==> flow/design.v <==
module clock_converter(board_clk, rst, clk, ce);
input board_clk, rst;
output reg clk;
output ce;
reg a;
always@(posedge board_clk or posedge rst)
	begin
		if (rst)
			begin
				a <= 1'b0;
				clk <= 1'b0;
			end
		else
			begin
				a <= ~a;
				clk <= a;
			end
	end
assign ce = a;
endmodule
module VGA_Controller(board_clk, rst, ce, xCount, yCount, ScreenArea, hsync, vsync, blank_n);
input board_clk, rst, ce;
output reg [9:0]xCount, yCount; 
output reg ScreenArea;  
output hsync, vsync, blank_n;
reg p_hSync, p_vSync; 
localparam [9:0] porchHF = 10'd640;  
localparam [9:0] syncH = 10'd655; 
localparam [9:0] porchHB = 10'd747;  
localparam [9:0] maxH = 10'd793;  
localparam [9:0] porchVF = 10'd480;  
localparam [9:0] syncV = 10'd490;  
localparam [9:0] porchVB = 10'd492;  
localparam [9:0] maxV = 10'd525;  
always@(posedge board_clk or posedge rst)
	begin
		if (rst)
			xCount <= 10'd0;
		else if (ce)
			begin
				if(xCount == maxH)
					xCount <= 10'd0;
				else
					xCount <= xCount + 10'd1;
			end
	end
always@(posedge board_clk or posedge rst)
	begin
		if (rst)
			yCount <= 10'd0;
		else if (ce)
			begin
				if(xCount == maxH)
					begin
						if(yCount == maxV)
							yCount <= 10'd0;
						else
							yCount <= yCount + 10'd1;
					end
			end
	end
always@(posedge board_clk or posedge rst)  
	begin
		if (rst)
			ScreenArea <= 1'b0;
		else if (ce)
			ScreenArea <= ((xCount < porchHF) && (yCount < porchVF)); 
	end
always@(posedge board_clk or posedge rst)  
	begin
		if (rst)
			begin
				p_hSync <= 1'b0;
				p_vSync <= 1'b0;
			end
		else if (ce)
			begin
				p_hSync <= ((xCount >= syncH) && (xCount < porchHB)); 
				p_vSync <= ((yCount >= syncV) && (yCount < porchVB)); 
			end
	end
assign vsync = ~p_vSync; 
assign hsync = ~p_hSync;
assign blank_n = ScreenArea;
endmodule
module blocks(board_clk, rst, ce, xCount, yCount, block);
input board_clk, rst, ce;
input [9:0]xCount;
input [9:0]yCount;
output reg [15:0]block;
localparam [9:0] COL0 = 10'd50, COL1 = 10'd175, COL2 = 10'd300, COL3 = 10'd425;
localparam [9:0] ROW0 = 10'd50, ROW1 = 10'd150, ROW2 = 10'd250, ROW3 = 10'd350;
always@(posedge board_clk or posedge rst) 
	begin
		if (rst)
			block <= 16'd0;
		else if (ce)
			begin
				block[0] <= (xCount > COL0 && xCount < (COL0 + 10'd125)) && (yCount > ROW0 && yCount < (ROW0 + 10'd100));
				block[1] <= (xCount > COL1 && xCount < (COL1 + 10'd125)) && (yCount > ROW0 && yCount < (ROW0 + 10'd100));
				block[2] <= (xCount > COL2 && xCount < (COL2 + 10'd125)) && (yCount > ROW0 && yCount < (ROW0 + 10'd100));
				block[3] <= (xCount > COL3 && xCount < (COL3 + 10'd125)) && (yCount > ROW0 && yCount < (ROW0 + 10'd100));
				block[4] <= (xCount > COL0 && xCount < (COL0 + 10'd125)) && (yCount > ROW1 && yCount < (ROW1 + 10'd100));
				block[5] <= (xCount > COL1 && xCount < (COL1 + 10'd125)) && (yCount > ROW1 && yCount < (ROW1 + 10'd100));
				block[6] <= (xCount > COL2 && xCount < (COL2 + 10'd125)) && (yCount > ROW1 && yCount < (ROW1 + 10'd100));
				block[7] <= (xCount > COL3 && xCount < (COL3 + 10'd125)) && (yCount > ROW1 && yCount < (ROW1 + 10'd100));
				block[8] <= (xCount > COL0 && xCount < (COL0 + 10'd125)) && (yCount > ROW2 && yCount < (ROW2 + 10'd100));
				block[9] <= (xCount > COL1 && xCount < (COL1 + 10'd125)) && (yCount > ROW2 && yCount < (ROW2 + 10'd100));
				block[10] <= (xCount > COL2 && xCount < (COL2 + 10'd125)) && (yCount > ROW2 && yCount < (ROW2 + 10'd100));
				block[11] <= (xCount > COL3 && xCount < (COL3 + 10'd125)) && (yCount > ROW2 && yCount < (ROW2 + 10'd100));
				block[12] <= (xCount > COL0 && xCount < (COL0 + 10'd125)) && (yCount > ROW3 && yCount < (ROW3 + 10'd100));
				block[13] <= (xCount > COL1 && xCount < (COL1 + 10'd125)) && (yCount > ROW3 && yCount < (ROW3 + 10'd100));
				block[14] <= (xCount > COL2 && xCount < (COL2 + 10'd125)) && (yCount > ROW3 && yCount < (ROW3 + 10'd100));
				block[15] <= (xCount > COL3 && xCount < (COL3 + 10'd125)) && (yCount > ROW3 && yCount < (ROW3 + 10'd100));
			end
	end
endmodule
module Runner2048 (board_clk, VGA_R, VGA_G, VGA_B, hsync, vsync, clk, blank_n, rst, inputnums);
input board_clk, rst; 
input [3:0] inputnums; 
output hsync, vsync, clk, blank_n;
wire ce;  
clock_converter clocks(board_clk, rst, clk, ce);  
wire [9:0] xCount; 
wire [9:0] yCount;
wire ScreenArea;
VGA_Controller VGA(board_clk, rst, ce, xCount, yCount, ScreenArea, hsync, vsync, blank_n);
output reg [7:0]VGA_R, VGA_G, VGA_B;
reg R;
reg G;
reg B;
reg Rn, Gn, Bn;  
wire game_over;
wire win;
wire game_over_text = 1'b0;  
wire win_text = 1'b0;  
reg [11:0] row0[3:0];
reg [11:0] row1[3:0];
reg [11:0] row2[3:0];
reg [11:0] row3[3:0];
assign game_over = ((row0[0] !== row0[1]) && (row0[0] !== row1[0]) && (row0[1] !== row1[1]) && (row0[1] !== row0[2]) &&(row0[2] !== row1[2]) &&
	(row0[2] !== row0[3]) && (row0[3] !== row1[3]) && (row1[0] !== row1[1]) && (row1[0] !== row2[0]) && (row1[1] !== row2[1]) && 
	(row1[1] !== row1[2]) && (row1[2] !== row1[3]) && (row1[2] !== row2[2]) && (row1[3] !== row2[3]) && (row2[0] !== row2[1]) && 
	(row2[0] !== row3[0]) && (row2[1] !== row2[2]) && (row2[1] !== row3[1]) && (row2[2] !== row3[2]) && (row2[2] !== row2[3]) && 
	(row2[3] !== row3[3]) && (row3[0] !== row3[1]) && (row3[1] !== row3[2]) && (row3[2] !== row3[3])&&(row0[0] !== 0)&&
	(row0[1] !== 0)&&(row0[2] !== 0)&&(row0[3] !== 0)&&(row1[0] !== 0)&&(row1[1] !== 0)
	&&(row1[2] !== 0)&&(row1[3] !== 0)&&(row2[0] !== 0)&&(row2[1] !== 0)&&(row2[2] !== 0)
	&&(row2[3] !== 0)&&(row3[0] !== 0)&&(row3[1] !== 0)&&(row3[2] !== 0)&&(row3[3] !== 0));
assign win = ((row0[0] == 256) || (row0[1] == 256) || (row0[2] == 256) || (row0[3] == 256) || (row1[0] == 256) || (row1[1] == 256) || (row1[2] == 256) || (row1[3] == 256) || 
(row2[0] == 256) || (row2[1] == 256) || (row2[2] == 256) || (row2[3] == 256) || (row3[0] == 256) || (row3[1] == 256) || (row3[2] == 256) || (row3[3] == 256));
wire [15:0] squares1;
blocks bloc(board_clk, rst, ce, xCount,yCount,squares1);
reg [15:0]squares;
integer i;
integer a;
always @(posedge board_clk or posedge rst)
	begin
		if (rst)
			squares <= 16'd0;
		else if (ce)
			squares <= squares1;
	end
always @(*)
	begin
		if (game_over == 1'b0)
			begin
				if (win == 1'b0)
					begin
						Rn = 1'b0;
						Gn = 1'b0;
						Bn = 1'b0;
						for (i = 0; i < 4; i = i + 1) begin
							if(row0[i] == 0) begin
								Rn = Rn || squares[i];
								Gn = Gn || squares[i];
								Bn = Bn || squares[i];
							end
							else if(row0[i] == 2) begin
								Rn = Rn || squares[i];
							end
							else if(row0[i] == 4) begin
								Bn = Bn || squares[i];
							end
							else if(row0[i] == 8) begin
								Gn = Gn || squares[i];
							end
							else if(row0[i] == 16) begin
								Rn = Rn || squares[i];
								Bn = Bn || squares[i];
							end
							else if(row0[i] == 32) begin
								Rn = Rn || squares[i];
								Gn = Gn || squares[i];
							end
							else if(row0[i] == 64) begin
								Bn = Bn || squares[i];
								Gn = Gn || squares[i];
							end
							else if(row0[i] == 128) begin
								Bn = Bn;
								Gn = Gn;
								Rn = Rn;
							end
						end   
						i = 0;
						for (i = 0; i < 4; i = i + 1) begin
							if(row1[i] == 0) begin
								Rn = Rn || squares[i + 4];
								Gn = Gn || squares[i + 4];
								Bn = Bn || squares[i + 4];
							end
							else if(row1[i] == 2) begin
								Rn = Rn || squares[i + 4];
							end
							else if(row1[i] == 4) begin
								Bn = Bn || squares[i + 4];
							end
							else if(row1[i] == 8) begin
								Gn = Gn || squares[i + 4];
							end
							else if(row1[i] == 16) begin
								Rn = Rn || squares[i + 4];
								Bn = Bn || squares[i + 4];
							end
							else if(row1[i] == 32) begin
								Rn = Rn || squares[i + 4];
								Gn = Gn || squares[i + 4];
							end
							else if(row1[i] == 64) begin
								Bn = Bn || squares[i + 4];
								Gn = Gn || squares[i + 4];
							end
							else if(row1[i] == 128) begin
								Bn = Bn;
								Gn = Gn;
								Rn = Rn;
							end
						end   
						for (i = 0; i < 4; i = i + 1) begin
							if(row2[i] == 0) begin
								Rn = Rn || squares[i + 8];
								Gn = Gn || squares[i + 8];
								Bn = Bn || squares[i + 8];
							end
							else if(row2[i] == 2) begin
								Rn = Rn || squares[i + 8];
							end
							else if(row2[i] == 4) begin
								Bn = Bn || squares[i + 8];
							end
							else if(row2[i] == 8) begin
								Gn = Gn || squares[i + 8];
							end
							else if(row2[i] == 16) begin
								Rn = Rn || squares[i + 8];
								Bn = Bn || squares[i + 8];
							end
							else if(row2[i] == 32) begin
								Rn = Rn || squares[i + 8];
								Gn = Gn || squares[i + 8];
							end
							else if(row2[i] == 64) begin
								Bn = Bn || squares[i + 8];
								Gn = Gn || squares[i + 8];
							end
							else if(row2[i] == 128) begin
								Bn = Bn;
								Gn = Gn;
								Rn = Rn;
							end
						end   
						for (i = 0; i < 4; i = i + 1) begin
							if(row3[i] == 0) begin
								Rn = Rn || squares[i + 12];
								Gn = Gn || squares[i + 12];
								Bn = Bn || squares[i + 12];
							end
							else if(row3[i] == 2) begin
								Rn = Rn || squares[i + 12];
							end
							else if(row3[i] == 4) begin
								Bn = Bn || squares[i + 12];
							end
							else if(row3[i] == 8) begin
								Gn = Gn || squares[i + 12];
							end
							else if(row3[i] == 16) begin
								Rn = Rn || squares[i + 12];
								Bn = Bn || squares[i + 12];
							end
							else if(row3[i] == 32) begin
								Rn = Rn || squares[i + 12];
								Gn = Gn || squares[i + 12];
							end
							else if(row3[i] == 64) begin
								Bn = Bn || squares[i + 12];
								Gn = Gn || squares[i + 12];
							end
							else if(row3[i] == 128) begin
								Bn = Bn;
								Gn = Gn;
								Rn = Rn;
							end
						end   
					end
				else
					begin
						Rn = 1'b0;
						Gn = ScreenArea & !win_text;
						Bn = 1'b0;
					end
			end
		else
			begin
				Rn = ScreenArea & !game_over_text;
				Gn = 1'b0;
				Bn = 1'b0;
			end
	end
always @(posedge board_clk or posedge rst)
	begin
		if (rst)
			begin
				R <= 1'b0;
				G <= 1'b0;
				B <= 1'b0;
			end
		else if (ce)
			begin
				R <= Rn;
				G <= Gn;
				B <= Bn;
			end
	end
reg [2:0] state;
reg [3:0] NS;
reg [3:0] inputnumbers;
reg ran;  
reg terminate;  
reg terminate_q;  
parameter START = 3'b000,
          MOVEUP = 3'b001,
          MOVEDOWN = 3'b010,
          MOVELEFT = 3'b011,
          MOVERIGHT = 3'b100,
			 REVERSETRANSLATE = 3'b101,
			 CHECK = 3'b111; 
reg [11:0] vert0[3:0];
reg [11:0] vert1[3:0];
reg [11:0] vert2[3:0];
reg [11:0] vert3[3:0];
always @ (posedge board_clk, posedge rst) 
	begin 
	if(rst)  begin 
	row0[0] <= 12'd0; 
	row0[1] <= 12'd0; 
	row0[2] <= 12'd0; 
	row0[3] <= 12'd0; 
	row1[0] <= 12'd0; 
	row1[1] <= 12'd0; 
	row1[2] <= 12'd0; 
	row1[3] <= 12'd0; 
	row2[0] <= 12'd0; 
	row2[1] <= 12'd0; 
	row2[2] <= 12'd0; 
	row2[3] <= 12'd0; 
	row3[0] <= 12'd0; 
	row3[1] <= 12'd0; 
	row3[2] <= 12'd0; 
	row3[3] <= 12'd0; 
	ran = 0;
	terminate = 0;
	terminate_q <= 1'b0;
	NS <= START;
 vert0[0] <= 12'd0;  
			  vert0[1] <= 12'd0; 
			  vert0[2] <= 12'd0; 
			  vert0[3] <= 12'd0; 
			  vert1[0] <= 12'd0; 
			  vert1[1] <= 12'd0; 
			  vert1[2] <= 12'd0; 
			  vert1[3] <= 12'd0; 
			  vert2[0] <= 12'd0; 
			  vert2[1] <= 12'd0; 
			  vert2[2] <= 12'd0; 
			  vert2[3] <= 12'd0; 
			  vert3[0] <= 12'd0; 
			  vert3[1] <= 12'd0; 
			  vert3[2] <= 12'd0; 
			  vert3[3] <= 12'd0; 
	end 
	else begin 
	ran = 0;
	terminate = terminate_q;
	case (state) 
		START: begin 
			case(inputnums)
				4'b0111: begin 
					NS <= MOVEUP;
					end 
				4'b1011: begin 
					NS <= MOVEDOWN;
					end 
				4'b1101: begin 
					NS <= MOVELEFT;
					end 
				4'b1110: begin 
				   NS <= MOVERIGHT;
					end 
				default: begin 
				    vert0[0] <= row0[0]; 
			  vert0[1] <= row1[0];
			  vert0[2] <= row2[0];
			  vert0[3] <= row3[0];
			  vert1[0] <= row0[1];
			  vert1[1] <= row1[1];
			  vert1[2] <= row2[1];
			  vert1[3] <= row3[1];
			  vert2[0] <= row0[2];
			  vert2[1] <= row1[2];
			  vert2[2] <= row2[2];
			  vert2[3] <= row3[2];
			  vert3[0] <= row0[3];
			  vert3[1] <= row1[3];
			  vert3[2] <= row2[3];
			  vert3[3] <= row3[3];
					ran = 0;
					NS <= START; 
					terminate = 0;
					end 
				endcase
		   end 
		REVERSETRANSLATE: begin 
			row0[0] <= vert0[0];
			row0[1] <= vert1[0]; 
			row0[2] <= vert2[0]; 
			row0[3] <= vert3[0]; 
			row1[0] <= vert0[1];
			row1[1] <= vert1[1]; 
			row1[2] <= vert2[1]; 
			row1[3] <= vert3[1]; 
			row2[0] <= vert0[2]; 
			row2[1] <= vert1[2]; 
			row2[2] <= vert2[2]; 
			row2[3] <= vert3[2]; 
			row3[0] <= vert0[3]; 
			row3[1] <= vert1[3]; 
			row3[2] <= vert2[3]; 
			row3[3] <= vert3[3]; 
			 terminate = 0;
			NS <= CHECK; 
		end 
		MOVEUP: begin 
						for (a = 0; a < 3; a = a + 1) begin
						  if (((vert0[a] == 12'd0) || (vert0[a] == vert0[a + 1]))&&!(vert0[a] + vert0[a+1] == 12'd0)&&!(terminate)) begin
							 vert0[a] <= vert0[a] + vert0[a + 1];
							 vert0[a + 1] <= 12'd0;
							 ran = 1;
							 terminate  = 1;
						  end
						  end 
						for (a = 0; a < 3; a = a + 1) begin
						  if (((vert1[a] == 12'd0) || (vert1[a] == vert1[a + 1]))&&!(vert1[a] + vert1[a+1] == 12'd0)&&!(terminate) ) begin
							 vert1[a] <= vert1[a] + vert1[a + 1];
							 vert1[a + 1] <= 12'd0;
							 ran = 1;
							 terminate = 1;
						  end
						 end 
						 for (a = 0; a < 3; a = a + 1) begin
						  if (((vert2[a] == 12'd0) || (vert2[a] == vert2[a + 1]))&&!(vert2[a] + vert2[a+1] == 12'd0)&&!(terminate) ) begin
							 vert2[a] <= vert2[a] + vert2[a + 1];
							 vert2[a + 1] <= 12'd0;
							 ran = 1;
							 terminate = 1;
						  end
						 end 
						 for (a = 0; a < 3; a = a + 1) begin
						  if (((vert3[a] == 12'd0) || (vert3[a] == vert3[a + 1]))&&!(vert3[a] + vert3[a+1] == 12'd0)&&!(terminate)) begin
							 vert3[a] <= vert3[a] + vert3[a + 1];
							 vert3[a + 1] <= 12'd0;
							 ran = 1;
							 terminate = 1;
						  end
						 end 
						if(ran == 1) begin 
						 NS <= MOVEUP; 
						 ran = 0;
						 terminate = 0;
						 end 
						 else begin 
						  terminate = 0;
						 NS <= REVERSETRANSLATE;
						end 
		end 
		MOVEDOWN: begin 
		   for (a = 3; a > 0; a = a - 1) begin
			 if (((vert0[a] == 12'd0) || (vert0[a] == vert0[a - 1])) && !(vert0[a] + vert0[a - 1] == 12'd0) && !(terminate)) begin
				vert0[a] <= vert0[a] + vert0[a - 1];
				vert0[a - 1] <= 12'd0;
				ran = 1;
				terminate = 1;
			 end
		  end
		  for (a = 3; a > 0; a = a - 1) begin
			 if (((vert1[a] == 12'd0) || (vert1[a] == vert1[a - 1])) && !(vert1[a] + vert1[a - 1] == 12'd0) && !(terminate)) begin
				vert1[a] <= vert1[a] + vert1[a - 1];
				vert1[a - 1] <= 12'd0;
				ran = 1;
				terminate = 1;
			 end
		  end
		  for (a = 3; a > 0; a = a - 1) begin
			 if (((vert2[a] == 12'd0) || (vert2[a] == vert2[a - 1])) && !(vert2[a] + vert2[a - 1] == 12'd0) && !(terminate)) begin
				vert2[a] <= vert2[a] + vert2[a - 1];
				vert2[a - 1] <= 12'd0;
				ran = 1;
				terminate = 1;
			 end
		  end
		  for (a = 3; a > 0; a = a - 1) begin
			 if (((vert3[a] == 12'd0) || (vert3[a] == vert3[a - 1])) && !(vert3[a] + vert3[a - 1] == 12'd0) && !(terminate)) begin
				vert3[a] <= vert3[a] + vert3[a - 1];
				vert3[a - 1] <= 12'd0;
				ran = 1;
				terminate = 1;
			 end
		  end
		  if(ran == 1) begin 
			 NS <= MOVEDOWN;
			 ran = 0;
			 terminate = 0;
		  end else begin
			 NS <= REVERSETRANSLATE;
			 terminate = 0;
		  end
		end
		MOVELEFT: begin
						for (a = 0; a < 3; a = a + 1) begin
						  if (((row0[a] == 12'd0) || (row0[a] == row0[a + 1]))&&!(row0[a] + row0[a+1] == 12'd0)&&!(terminate)) begin
							 row0[a] <= row0[a] + row0[a + 1];
							 row0[a + 1] <= 12'd0;
							 ran = 1;
							 terminate  = 1;
						  end
						  end 
						for (a = 0; a < 3; a = a + 1) begin
						  if (((row1[a] == 12'd0) || (row1[a] == row1[a + 1]))&&!(row1[a] + row1[a+1] == 12'd0)&&!(terminate) ) begin
							 row1[a] <= row1[a] + row1[a + 1];
							 row1[a + 1] <= 12'd0;
							 ran = 1;
							 terminate = 1;
						  end
						 end 
						 for (a = 0; a < 3; a = a + 1) begin
						  if (((row2[a] == 12'd0) || (row2[a] == row2[a + 1]))&&!(row2[a] + row2[a+1] == 12'd0)&&!(terminate) ) begin
							 row2[a] <= row2[a] + row2[a + 1];
							 row2[a + 1] <= 12'd0;
							 ran = 1;
							 terminate = 1;
						  end
						 end 
						 for (a = 0; a < 3; a = a + 1) begin
						  if (((row3[a] == 12'd0) || (row3[a] == row3[a + 1]))&&!(row3[a] + row3[a+1] == 12'd0)&&!(terminate)) begin
							 row3[a] <= row3[a] + row3[a + 1];
							 row3[a + 1] <= 12'd0;
							 ran = 1;
							 terminate = 1;
						  end
						 end 
						if(ran == 1) begin 
						 NS <= MOVELEFT; 
						 ran = 0;
						 terminate = 0;
						 end 
						 else begin 
						  terminate = 0;
						 NS <= CHECK;
						end 
		end
		MOVERIGHT: begin
		  for (a = 3; a > 0; a = a - 1) begin
			 if (((row0[a] == 12'd0) || (row0[a] == row0[a - 1])) && !(row0[a] + row0[a - 1] == 12'd0) && !(terminate)) begin
				row0[a] <= row0[a] + row0[a - 1];
				row0[a - 1] <= 12'd0;
				ran = 1;
				terminate = 1;
			 end
		  end
		  for (a = 3; a > 0; a = a - 1) begin
			 if (((row1[a] == 12'd0) || (row1[a] == row1[a - 1])) && !(row1[a] + row1[a - 1] == 12'd0) && !(terminate)) begin
				row1[a] <= row1[a] + row1[a - 1];
				row1[a - 1] <= 12'd0;
				ran = 1;
				terminate = 1;
			 end
		  end
		  for (a = 3; a > 0; a = a - 1) begin
			 if (((row2[a] == 12'd0) || (row2[a] == row2[a - 1])) && !(row2[a] + row2[a - 1] == 12'd0) && !(terminate)) begin
				row2[a] <= row2[a] + row2[a - 1];
				row2[a - 1] <= 12'd0;
				ran = 1;
				terminate = 1;
			 end
		  end
		  for (a = 3; a > 0; a = a - 1) begin
			 if (((row3[a] == 12'd0) || (row3[a] == row3[a - 1])) && !(row3[a] + row3[a - 1] == 12'd0) && !(terminate)) begin
				row3[a] <= row3[a] + row3[a - 1];
				row3[a - 1] <= 12'd0;
				ran = 1;
				terminate = 1;
			 end
		  end
		  if(ran == 1) begin 
			 NS <= MOVERIGHT;
			 ran = 0;
			 terminate = 0;
		  end else begin
			 NS <= CHECK;
			 terminate = 0;
		  end
		end
		CHECK: begin
		if( inputnums == 4'b1111) begin 
			if(row0[0] == 0 || row0[1] == 0 || row0[2] == 0 || row0[3] == 0) begin
				for (a = 0; a < 4; a = a + 1) begin
						  if ((row0[a] == 0) && !(terminate)) begin
							row0[a] <= 12'd2;;
							terminate = 1;
						  end
				 end 
				 NS <= START; 
			end 
			else if(row1[0] == 0 || row1[1] == 0 || row1[2] == 0 || row1[3] == 0) begin
				for (a = 0; a < 4; a = a + 1) begin
						  if ((row1[a] == 0) && !(terminate)) begin
							row1[a] <= 12'd2;;
							terminate = 1;
						  end
				 end 
				 NS <= START; 
			end 
			else if(row2[0] == 0 || row2[1] == 0 || row2[2] == 0 || row2[3] == 0) begin
				for (a = 0; a < 4; a = a + 1) begin
						  if ((row2[a] == 0) && !(terminate)) begin
							row2[a] <= 12'd2;;
							terminate = 1;
						  end
				 end 
				 NS <= START; 
			end 
			else if(row3[0] == 0 || row3[1] == 0 || row3[2] == 0 || row3[3] == 0) begin
				for (a = 0; a < 4; a = a + 1) begin
						  if ((row3[a] == 0) && !(terminate)) begin
							row3[a] <= 12'd2;
							terminate = 1;
						  end
				 end
				NS <= START; 
			end 
			else begin 
			NS <= START;
		end 
		end 
		else 
		begin 
		NS<= CHECK;
		end
		end
	endcase 
	terminate_q <= terminate;
	end 
	end 
always @ (posedge board_clk, posedge rst) 
	begin 
	if(rst)  begin 
	state <= START;
	end 
	else begin 
	state <= NS; 
	end 
	end 
always @ (posedge board_clk or posedge rst)
	begin
		if (rst)
			begin
				VGA_R <= 8'd0;
				VGA_G <= 8'd0;
				VGA_B <= 8'd0;
			end
		else if (ce)
			begin
				VGA_R <= {8{R}};
				VGA_G <= {8{G}};
				VGA_B <= {8{B}};
			end
	end 
endmodule
Hand-over note for Runner2048

Reports on Runner2048
Each step is given for the RTL above and for the edited RTL.
"before" refers to lines of the RTL above, "after" to lines of the edited file.
"delta": "after" minus "before" as printed here. "change_rel_pct": 100 x difference / "before".
Cell names lack the library's common part.
{"block": "design", "top": "Runner2048", "clock": "board_clk", "lib": "sky130hd", "corner": "tt_025C_1v80"}

Edit of the RTL
Unified diff, file above to edited file.
A script made this edit. It changes what the design does and was not meant as an optimisation.
begin of diff
@@ -116,8 +116,8 @@
 	end
 endmodule
-module Runner2048 (board_clk, VGA_R, VGA_G, VGA_B, hsync, vsync, clk, blank_n, rst, inputnums);
+module Runner2048 (board_clk, VGA_R, VGA_G, VGA_B, hsync_out, vsync, clk, blank_n, rst, inputnums);
 input board_clk, rst; 
 input [3:0] inputnums; 
-output hsync, vsync, clk, blank_n;
+output hsync_out, vsync, clk, blank_n;
 wire ce;  
 clock_converter clocks(board_clk, rst, clk, ce);  
@@ -127,4 +127,8 @@
 VGA_Controller VGA(board_clk, rst, ce, xCount, yCount, ScreenArea, hsync, vsync, blank_n);
 output reg [7:0]VGA_R, VGA_G, VGA_B;
+wire hsync;
+reg hsync_q;
+always @(posedge board_clk) hsync_q <= hsync;
+assign hsync_out = hsync_q;
 reg R;
 reg G;
end of diff

Elaborated design
Counts by Yosys on the flattened word-level netlist (proc, flatten, opt, wreduce). Print and check cells are left out.
{"block": "bits", "item": "register_bits", "before": 454, "after": 455, "delta": 1, "change_rel_pct": 0.22}
{"block": "bits", "item": "input_bits", "before": 6, "after": 6, "delta": 0, "change_rel_pct": 0.00}
{"block": "bits", "item": "out_inout_bits", "before": 28, "after": 28, "delta": 0, "change_rel_pct": 0.00}
{"block": "op_classes", "item": "n_addsub", "before": 26, "after": 26, "delta": 0, "change_rel_pct": 0.00}
{"block": "op_classes", "item": "cmp", "before": 22, "after": 22, "delta": 0, "change_rel_pct": 0.00}
{"block": "op_classes", "item": "eq_ne", "before": 303, "after": 303, "delta": 0, "change_rel_pct": 0.00}
{"block": "op_classes", "item": "mux", "before": 857, "after": 857, "delta": 0, "change_rel_pct": 0.00}
{"block": "op_classes", "item": "bitwise", "before": 3, "after": 3, "delta": 0, "change_rel_pct": 0.00}
{"block": "op_classes", "item": "reduce_logical", "before": 476, "after": 476, "delta": 0, "change_rel_pct": 0.00}
Operator kinds equal on both sides are left out: 56.

Longest topological paths
Longest topological path by Yosys (ltp), each cell counted once; first at word level (registers and memories cut), then after technology mapping (sequential cells cut; the memories' decode and read muxes count).
{"block": "depth", "item": "ltp_word", "before": 191, "after": 191, "delta": 0, "change_rel_pct": 0.00}
{"block": "depth", "item": "abc_area", "before": "0", "after": "0"}
{"block": "depth", "item": "depth_mapped", "before": 15, "after": 16, "delta": 1, "change_rel_pct": 6.67}

Mapped cells and area
The flow's flattened synthesis, as Yosys stat reports it; memories are mapped. The netlist is that of the ABC_AREA named above (0 if unset); the other value can give another one.
{"block": "types", "cell": "nand2_1", "before": 374, "after": 519, "delta": 145, "change_rel_pct": 38.77}
{"block": "types", "cell": "mux2_2", "before": 326, "after": 202, "delta": -124, "change_rel_pct": -38.04}
{"block": "types", "cell": "inv_1", "before": 197, "after": 123, "delta": -74, "change_rel_pct": -37.56}
{"block": "types", "cell": "mux2_1", "before": 20, "after": 85, "delta": 65, "change_rel_pct": 325.00}
{"block": "types", "cell": "nor2_1", "before": 272, "after": 323, "delta": 51, "change_rel_pct": 18.75}
{"block": "types", "cell": "o211ai_1", "before": 59, "after": 92, "delta": 33, "change_rel_pct": 55.93}
{"block": "types", "cell": "a22o_1", "before": 70, "after": 102, "delta": 32, "change_rel_pct": 45.71}
{"block": "types", "cell": "o21ai_0", "before": 335, "after": 309, "delta": -26, "change_rel_pct": -7.76}
{"block": "types", "cell": "a221o_1", "before": 38, "after": 14, "delta": -24, "change_rel_pct": -63.16}
{"block": "types", "cell": "clkbuf_1", "before": 265, "after": 288, "delta": 23, "change_rel_pct": 8.68}
{"block": "types", "cell": "xnor2_1", "before": 199, "after": 179, "delta": -20, "change_rel_pct": -10.05}
{"block": "types", "cell": "a221oi_1", "before": 9, "after": 29, "delta": 20, "change_rel_pct": 222.22}
{"block": "types", "cell": "a21oi_1", "before": 268, "after": 287, "delta": 19, "change_rel_pct": 7.09}
{"block": "types", "cell": "o21a_1", "before": 50, "after": 33, "delta": -17, "change_rel_pct": -34.00}
{"block": "types", "cell": "a21o_1", "before": 92, "after": 76, "delta": -16, "change_rel_pct": -17.39}
{"block": "types", "cell": "o221ai_1", "before": 50, "after": 35, "delta": -15, "change_rel_pct": -30.00}
{"block": "types", "cell": "a211o_1", "before": 18, "after": 33, "delta": 15, "change_rel_pct": 83.33}
{"block": "types", "cell": "o21ai_1", "before": 3, "after": 18, "delta": 15, "change_rel_pct": 500.00}
Cell types equal on both sides are left out: 15.
Not every row of either side is listed.
{"block": "mapped", "item": "cell_count", "before": 5127, "after": 5310, "delta": 183, "change_rel_pct": 3.57}
{"block": "mapped", "item": "yosys_area_um2", "before": 43787.0, "after": 44383.8, "delta": 596.8, "change_rel_pct": 1.36}
{"block": "mapped", "item": "sequential_area_um2", "before": 11360.9, "after": 11380.9, "delta": 20.0, "change_rel_pct": 0.18}
{"block": "mapped", "item": "flip_flops", "before": 454, "after": 455, "delta": 1, "change_rel_pct": 0.22}
{"block": "mapped", "item": "n_buf", "before": 319, "after": 350, "delta": 31, "change_rel_pct": 9.72}
The figures by module come from a second, unflattened synthesis with its own total; it is not the netlist above.
{"block": "hier_totals", "item": "cells_unflattened", "before": 5119, "after": 5224, "delta": 105, "change_rel_pct": 2.05}
{"block": "hier_totals", "item": "area_unflattened_um2", "before": 43585.6, "after": 43880.8, "delta": 295.2, "change_rel_pct": 0.68}
Each row is one instance without its submodules.
{"block": "by_module_before", "mod": "Runner2048", "n_inst": 1, "cells": 4890, "mod_area_um2": 41304.6}
{"block": "by_module_before", "mod": "VGA_Controller", "n_inst": 1, "cells": 120, "mod_area_um2": 1198.6}
{"block": "by_module_before", "mod": "blocks", "n_inst": 1, "cells": 105, "mod_area_um2": 1024.7}
{"block": "by_module_before", "mod": "clock_converter", "n_inst": 1, "cells": 4, "mod_area_um2": 57.6}
{"block": "by_module_after", "mod": "Runner2048", "n_inst": 1, "cells": 4995, "mod_area_um2": 41599.9}
{"block": "by_module_after", "mod": "VGA_Controller", "n_inst": 1, "cells": 120, "mod_area_um2": 1198.6}
{"block": "by_module_after", "mod": "blocks", "n_inst": 1, "cells": 105, "mod_area_um2": 1024.7}
{"block": "by_module_after", "mod": "clock_converter", "n_inst": 1, "cells": 4, "mod_area_um2": 57.6}

Timing after synthesis
Path of least setup slack by OpenSTA after synthesis, without wires, with an ideal clock, recovery checks aside; 20% of the period is set as input and as output delay. Where synthesis merged equal registers, the netlist keeps one of their names.
{"block": "synth_timing", "item": "kind", "before": "input to register", "after": "input to register"}
{"block": "synth_timing", "item": "startpoint", "before": "input port inputnums[1]", "after": "input port inputnums[0]"}
{"block": "synth_timing", "item": "endpoint", "before": "register vert1[0][0]", "after": "register vert3[1][1]"}
{"block": "synth_timing", "item": "tclk_ps", "before": 20000, "after": 20000, "delta": 0, "change_rel_pct": 0.00}
{"block": "synth_timing", "item": "setup_ps", "before": 125, "after": 128, "delta": 3}
{"block": "synth_timing", "item": "arrival_ps", "before": 6073, "after": 6127, "delta": 54, "change_rel_pct": 0.89}
{"block": "synth_timing", "item": "t_required_ps", "before": 19875, "after": 19872, "delta": -3, "change_rel_pct": -0.02}
{"block": "synth_timing", "item": "setup_slack_ps", "before": 13802, "after": 13745, "delta": -57}
{"block": "synth_timing", "item": "delay_ps", "before": 2198, "after": 2255, "delta": 57, "change_rel_pct": 2.59}
{"block": "synth_timing", "item": "driving_pins", "before": 10, "after": 12, "delta": 2, "change_rel_pct": 20.00}
{"block": "synth_timing", "item": "synth_period_reached_ps", "before": 6198, "after": 6255, "delta": 57, "change_rel_pct": 0.92}
"delay_ps" = arrival - input delay + setup time.
"driving_pins" counts driving pins, that of a launching flip-flop among them; a cell with two outputs on the path counts twice.
"synth_period_reached_ps" = period - worst setup slack (recovery checks aside). The figure is calculated, with input and output delays left at 20% of the set period.
Between the ends stands the longest chain of elaborated cells between them, by number of cells; it is not shown to be the way that was timed. Of several equally long chains one is given.
A line is the first line of the expression or statement that the cell stems from. Yosys adds cells for indexed reads and writes and turns some case tables into memories.
A register here has more assigning lines than the two given.
{"block": "synth_via_before", "cell_sequence": "clkbuf_1 xnor2_1 a21oi_1 a21oi_1 or3_1 and3_1 clkbuf_1 o211ai_1 clkbuf_1 mux2_2", "elab_chain_len": 4, "cone_cells": 9, "cone_lines": 2}
{"block": "synth_lines_before", "item": "start, declared", "line": 120, "text": "input [3:0] inputnums;"}
{"block": "synth_lines_before", "item": "4-bit == test", "line": 397, "text": "case(inputnums)"}
{"block": "synth_lines_before", "item": "4-bit OR reduction"}
{"block": "synth_lines_before", "item": "12-bit 2-to-1 mux", "line": 397}
{"block": "synth_lines_before", "item": "12-bit parallel mux with 3-bit select", "line": 395, "text": "case (state)"}
{"block": "synth_lines_before", "item": "end, assigned", "line": 415, "text": "vert1[0] <= row0[1];"}
{"block": "synth_lines_before", "item": "end, assigned", "line": 464, "text": "vert1[a] <= vert1[a] + vert1[a + 1];"}
{"block": "synth_lines_before", "item": "end, declared", "line": 349, "text": "reg [11:0] vert1[3:0];"}
{"block": "synth_via_after", "cell_sequence": "xor2_1 nand2_1 o21ai_0 a21oi_1 or3_1 and3b_1 clkbuf_1 nand3_1 o32ai_1 or3b_1 buf_2 mux2_1", "elab_chain_len": 4, "cone_cells": 9, "cone_lines": 2}
{"block": "synth_lines_after", "item": "start, declared", "line": 120, "text": "input [3:0] inputnums;"}
{"block": "synth_lines_after", "item": "4-bit == test", "line": 401, "text": "case(inputnums)"}
{"block": "synth_lines_after", "item": "4-bit OR reduction"}
{"block": "synth_lines_after", "item": "12-bit 2-to-1 mux", "line": 401}
{"block": "synth_lines_after", "item": "12-bit parallel mux with 3-bit select", "line": 399, "text": "case (state)"}
{"block": "synth_lines_after", "item": "end, assigned", "line": 428, "text": "vert3[1] <= row1[3];"}
{"block": "synth_lines_after", "item": "end, assigned", "line": 484, "text": "vert3[a] <= vert3[a] + vert3[a + 1];"}
{"block": "synth_lines_after", "item": "end, declared", "line": 355, "text": "reg [11:0] vert3[3:0];"}

Worst path after layout
Path of least setup slack in the final report of each run of pair A (OpenROAD, finished layout, wires in). Where an end is a register, its clock arrival counts in the times.
The path's times are printed in steps of 10 ps; the period is the one set.
{"block": "layout_timing", "item": "kind", "before": "input to register", "after": "input to register"}
{"block": "layout_timing", "item": "startpoint", "before": "input port inputnums[1]", "after": "input port inputnums[1]"}
{"block": "layout_timing", "item": "endpoint", "before": "register row1[0][7]", "after": "register vert3[3][6]"}
{"block": "layout_timing", "item": "tclk_ps", "before": 20000, "after": 20000, "delta": 0, "change_rel_pct": 0.00}
{"block": "layout_timing", "item": "setup_ps", "before": 110, "after": 120, "delta": 10}
{"block": "layout_timing", "item": "arrival_ps", "before": 7680, "after": 8020, "delta": 340, "change_rel_pct": 4.43}
{"block": "layout_timing", "item": "t_required_ps", "before": 20560, "after": 20570, "delta": 10, "change_rel_pct": 0.05}
{"block": "layout_timing", "item": "setup_slack_ps", "before": 12870, "after": 12550, "delta": -320}
{"block": "layout_timing", "item": "driving_pins", "before": 6, "after": 10, "delta": 4, "change_rel_pct": 66.67}
Between the ends stands the longest chain of elaborated cells between them, by number of cells; it is not shown to be the way that was timed. Of several equally long chains one is given.
A register here has more assigning lines than the two given.
{"block": "layout_via_before", "cell_sequence": "clkdlybuf4s50_1 nand4_1 a22oi_1 a21boi_0 nand4b_1 o21ai_0", "elab_chain_len": 3, "cone_cells": 5, "cone_lines": 2}
{"block": "layout_lines_before", "item": "start, declared", "line": 120, "text": "input [3:0] inputnums;"}
{"block": "layout_lines_before", "item": "4-bit == test", "line": 624, "text": "if( inputnums == 4'b1111) begin"}
{"block": "layout_lines_before", "item": "12-bit 2-to-1 mux", "line": 624}
{"block": "layout_lines_before", "item": "12-bit parallel mux with 4-bit select", "line": 395, "text": "case (state)"}
{"block": "layout_lines_before", "item": "end, assigned", "line": 438, "text": "row1[0] <= vert0[1];"}
{"block": "layout_lines_before", "item": "end, assigned", "line": 549, "text": "row1[a] <= row1[a] + row1[a + 1];"}
{"block": "layout_lines_before", "item": "end, declared", "line": 138, "text": "reg [11:0] row1[3:0];"}
{"block": "layout_via_after", "cell_sequence": "clkdlybuf4s50_1 nand2_1 o21ai_0 a21oi_1 or3_1 and3b_1 nand3_1 o32ai_1 or3b_1 mux2_1", "elab_chain_len": 4, "cone_cells": 9, "cone_lines": 2}
{"block": "layout_lines_after", "item": "start, declared", "line": 120, "text": "input [3:0] inputnums;"}
{"block": "layout_lines_after", "item": "4-bit == test", "line": 401, "text": "case(inputnums)"}
{"block": "layout_lines_after", "item": "4-bit OR reduction"}
{"block": "layout_lines_after", "item": "12-bit 2-to-1 mux", "line": 401}
{"block": "layout_lines_after", "item": "12-bit parallel mux with 3-bit select", "line": 399, "text": "case (state)"}
{"block": "layout_lines_after", "item": "end, assigned", "line": 430, "text": "vert3[3] <= row3[3];"}
{"block": "layout_lines_after", "item": "end, assigned", "line": 527, "text": "vert3[a] <= vert3[a] + vert3[a - 1];"}
{"block": "layout_lines_after", "item": "end, declared", "line": 355, "text": "reg [11:0] vert3[3:0];"}

Flow runs
Both versions went through the flow (Yosys, OpenROAD) with the same settings in each pair. Constraints: input delay and output delay 20% of the set period each, output load 0.01 pF.
{"block": "settings_pair_A", "period_ns": 20.0, "CAP_MARGIN": 20, "CORE_MARGIN": 2, "CORE_UTILIZATION": 40, "SLEW_MARGIN": 20}
{"block": "measured_pair_A", "item": "synthesis_area_um2", "before": 43787.0, "after": 44383.8, "delta": 596.8, "change_rel_pct": 1.36}
{"block": "measured_pair_A", "item": "final_die_area_um2", "before": 112131.0, "after": 113640.0, "delta": 1509.0, "change_rel_pct": 1.35}
{"block": "measured_pair_A", "item": "finish.stdcell_area_um2", "before": 47080.2, "after": 48250.0, "delta": 1169.8, "change_rel_pct": 2.48}
{"block": "measured_pair_A", "item": "layout_utilization_frac", "before": 0.433, "after": 0.437, "delta": 0.004}
{"block": "measured_pair_A", "item": "ws_setup_ps", "before": 12870, "after": 12546, "delta": -324}
{"block": "measured_pair_A", "item": "fin_tns_ps", "before": 0, "after": 0, "delta": 0}
{"block": "measured_pair_A", "item": "hold_worst_slack_ps", "before": 387, "after": 380, "delta": -7}
{"block": "measured_pair_A", "item": "period_reached_ps", "before": 7130, "after": 7454, "delta": 324, "change_rel_pct": 4.54}
{"block": "settings_pair_B", "CELL_PAD_IN_SITES_DETAIL_PLACEMENT": 0, "CORE_UTILIZATION": 31, "CTS_CLUSTER_SIZE": 41, "GPL_TIMING_DRIVEN": 0, "HOLD_SLACK_MARGIN": -0.09, "MAX_ROUTING_LAYER": "met4", "PLACE_DENSITY_LB_ADDON": 0.04, "SETUP_SLACK_MARGIN": 1.62, "SLEW_MARGIN": 20, "period_ns": 8.7, "CAP_MARGIN": 20, "CORE_MARGIN": 2}
{"block": "measured_pair_B", "item": "synthesis_area_um2", "before": 43787.0, "after": 44383.8, "delta": 596.8, "change_rel_pct": 1.36}
{"block": "measured_pair_B", "item": "final_die_area_um2", "before": 144271.0, "after": 146214.0, "delta": 1943.0, "change_rel_pct": 1.35}
{"block": "measured_pair_B", "item": "finish.stdcell_area_um2", "before": 49282.3, "after": 50008.0, "delta": 725.7, "change_rel_pct": 1.47}
{"block": "measured_pair_B", "item": "layout_utilization_frac", "before": 0.352, "after": 0.353, "delta": 0.001}
{"block": "measured_pair_B", "item": "ws_setup_ps", "before": 1956, "after": 1767, "delta": -189}
{"block": "measured_pair_B", "item": "fin_tns_ps", "before": 0, "after": 0, "delta": 0}
{"block": "measured_pair_B", "item": "hold_worst_slack_ps", "before": 383, "after": 374, "delta": -9}
{"block": "measured_pair_B", "item": "period_reached_ps", "before": 6744, "after": 6933, "delta": 189, "change_rel_pct": 2.80}
"period_reached_ps": clock period set for the run, less the worst setup slack. It is reckoned from that one timing run; input and output delays stay at 20% of the period that was set.

End of note.
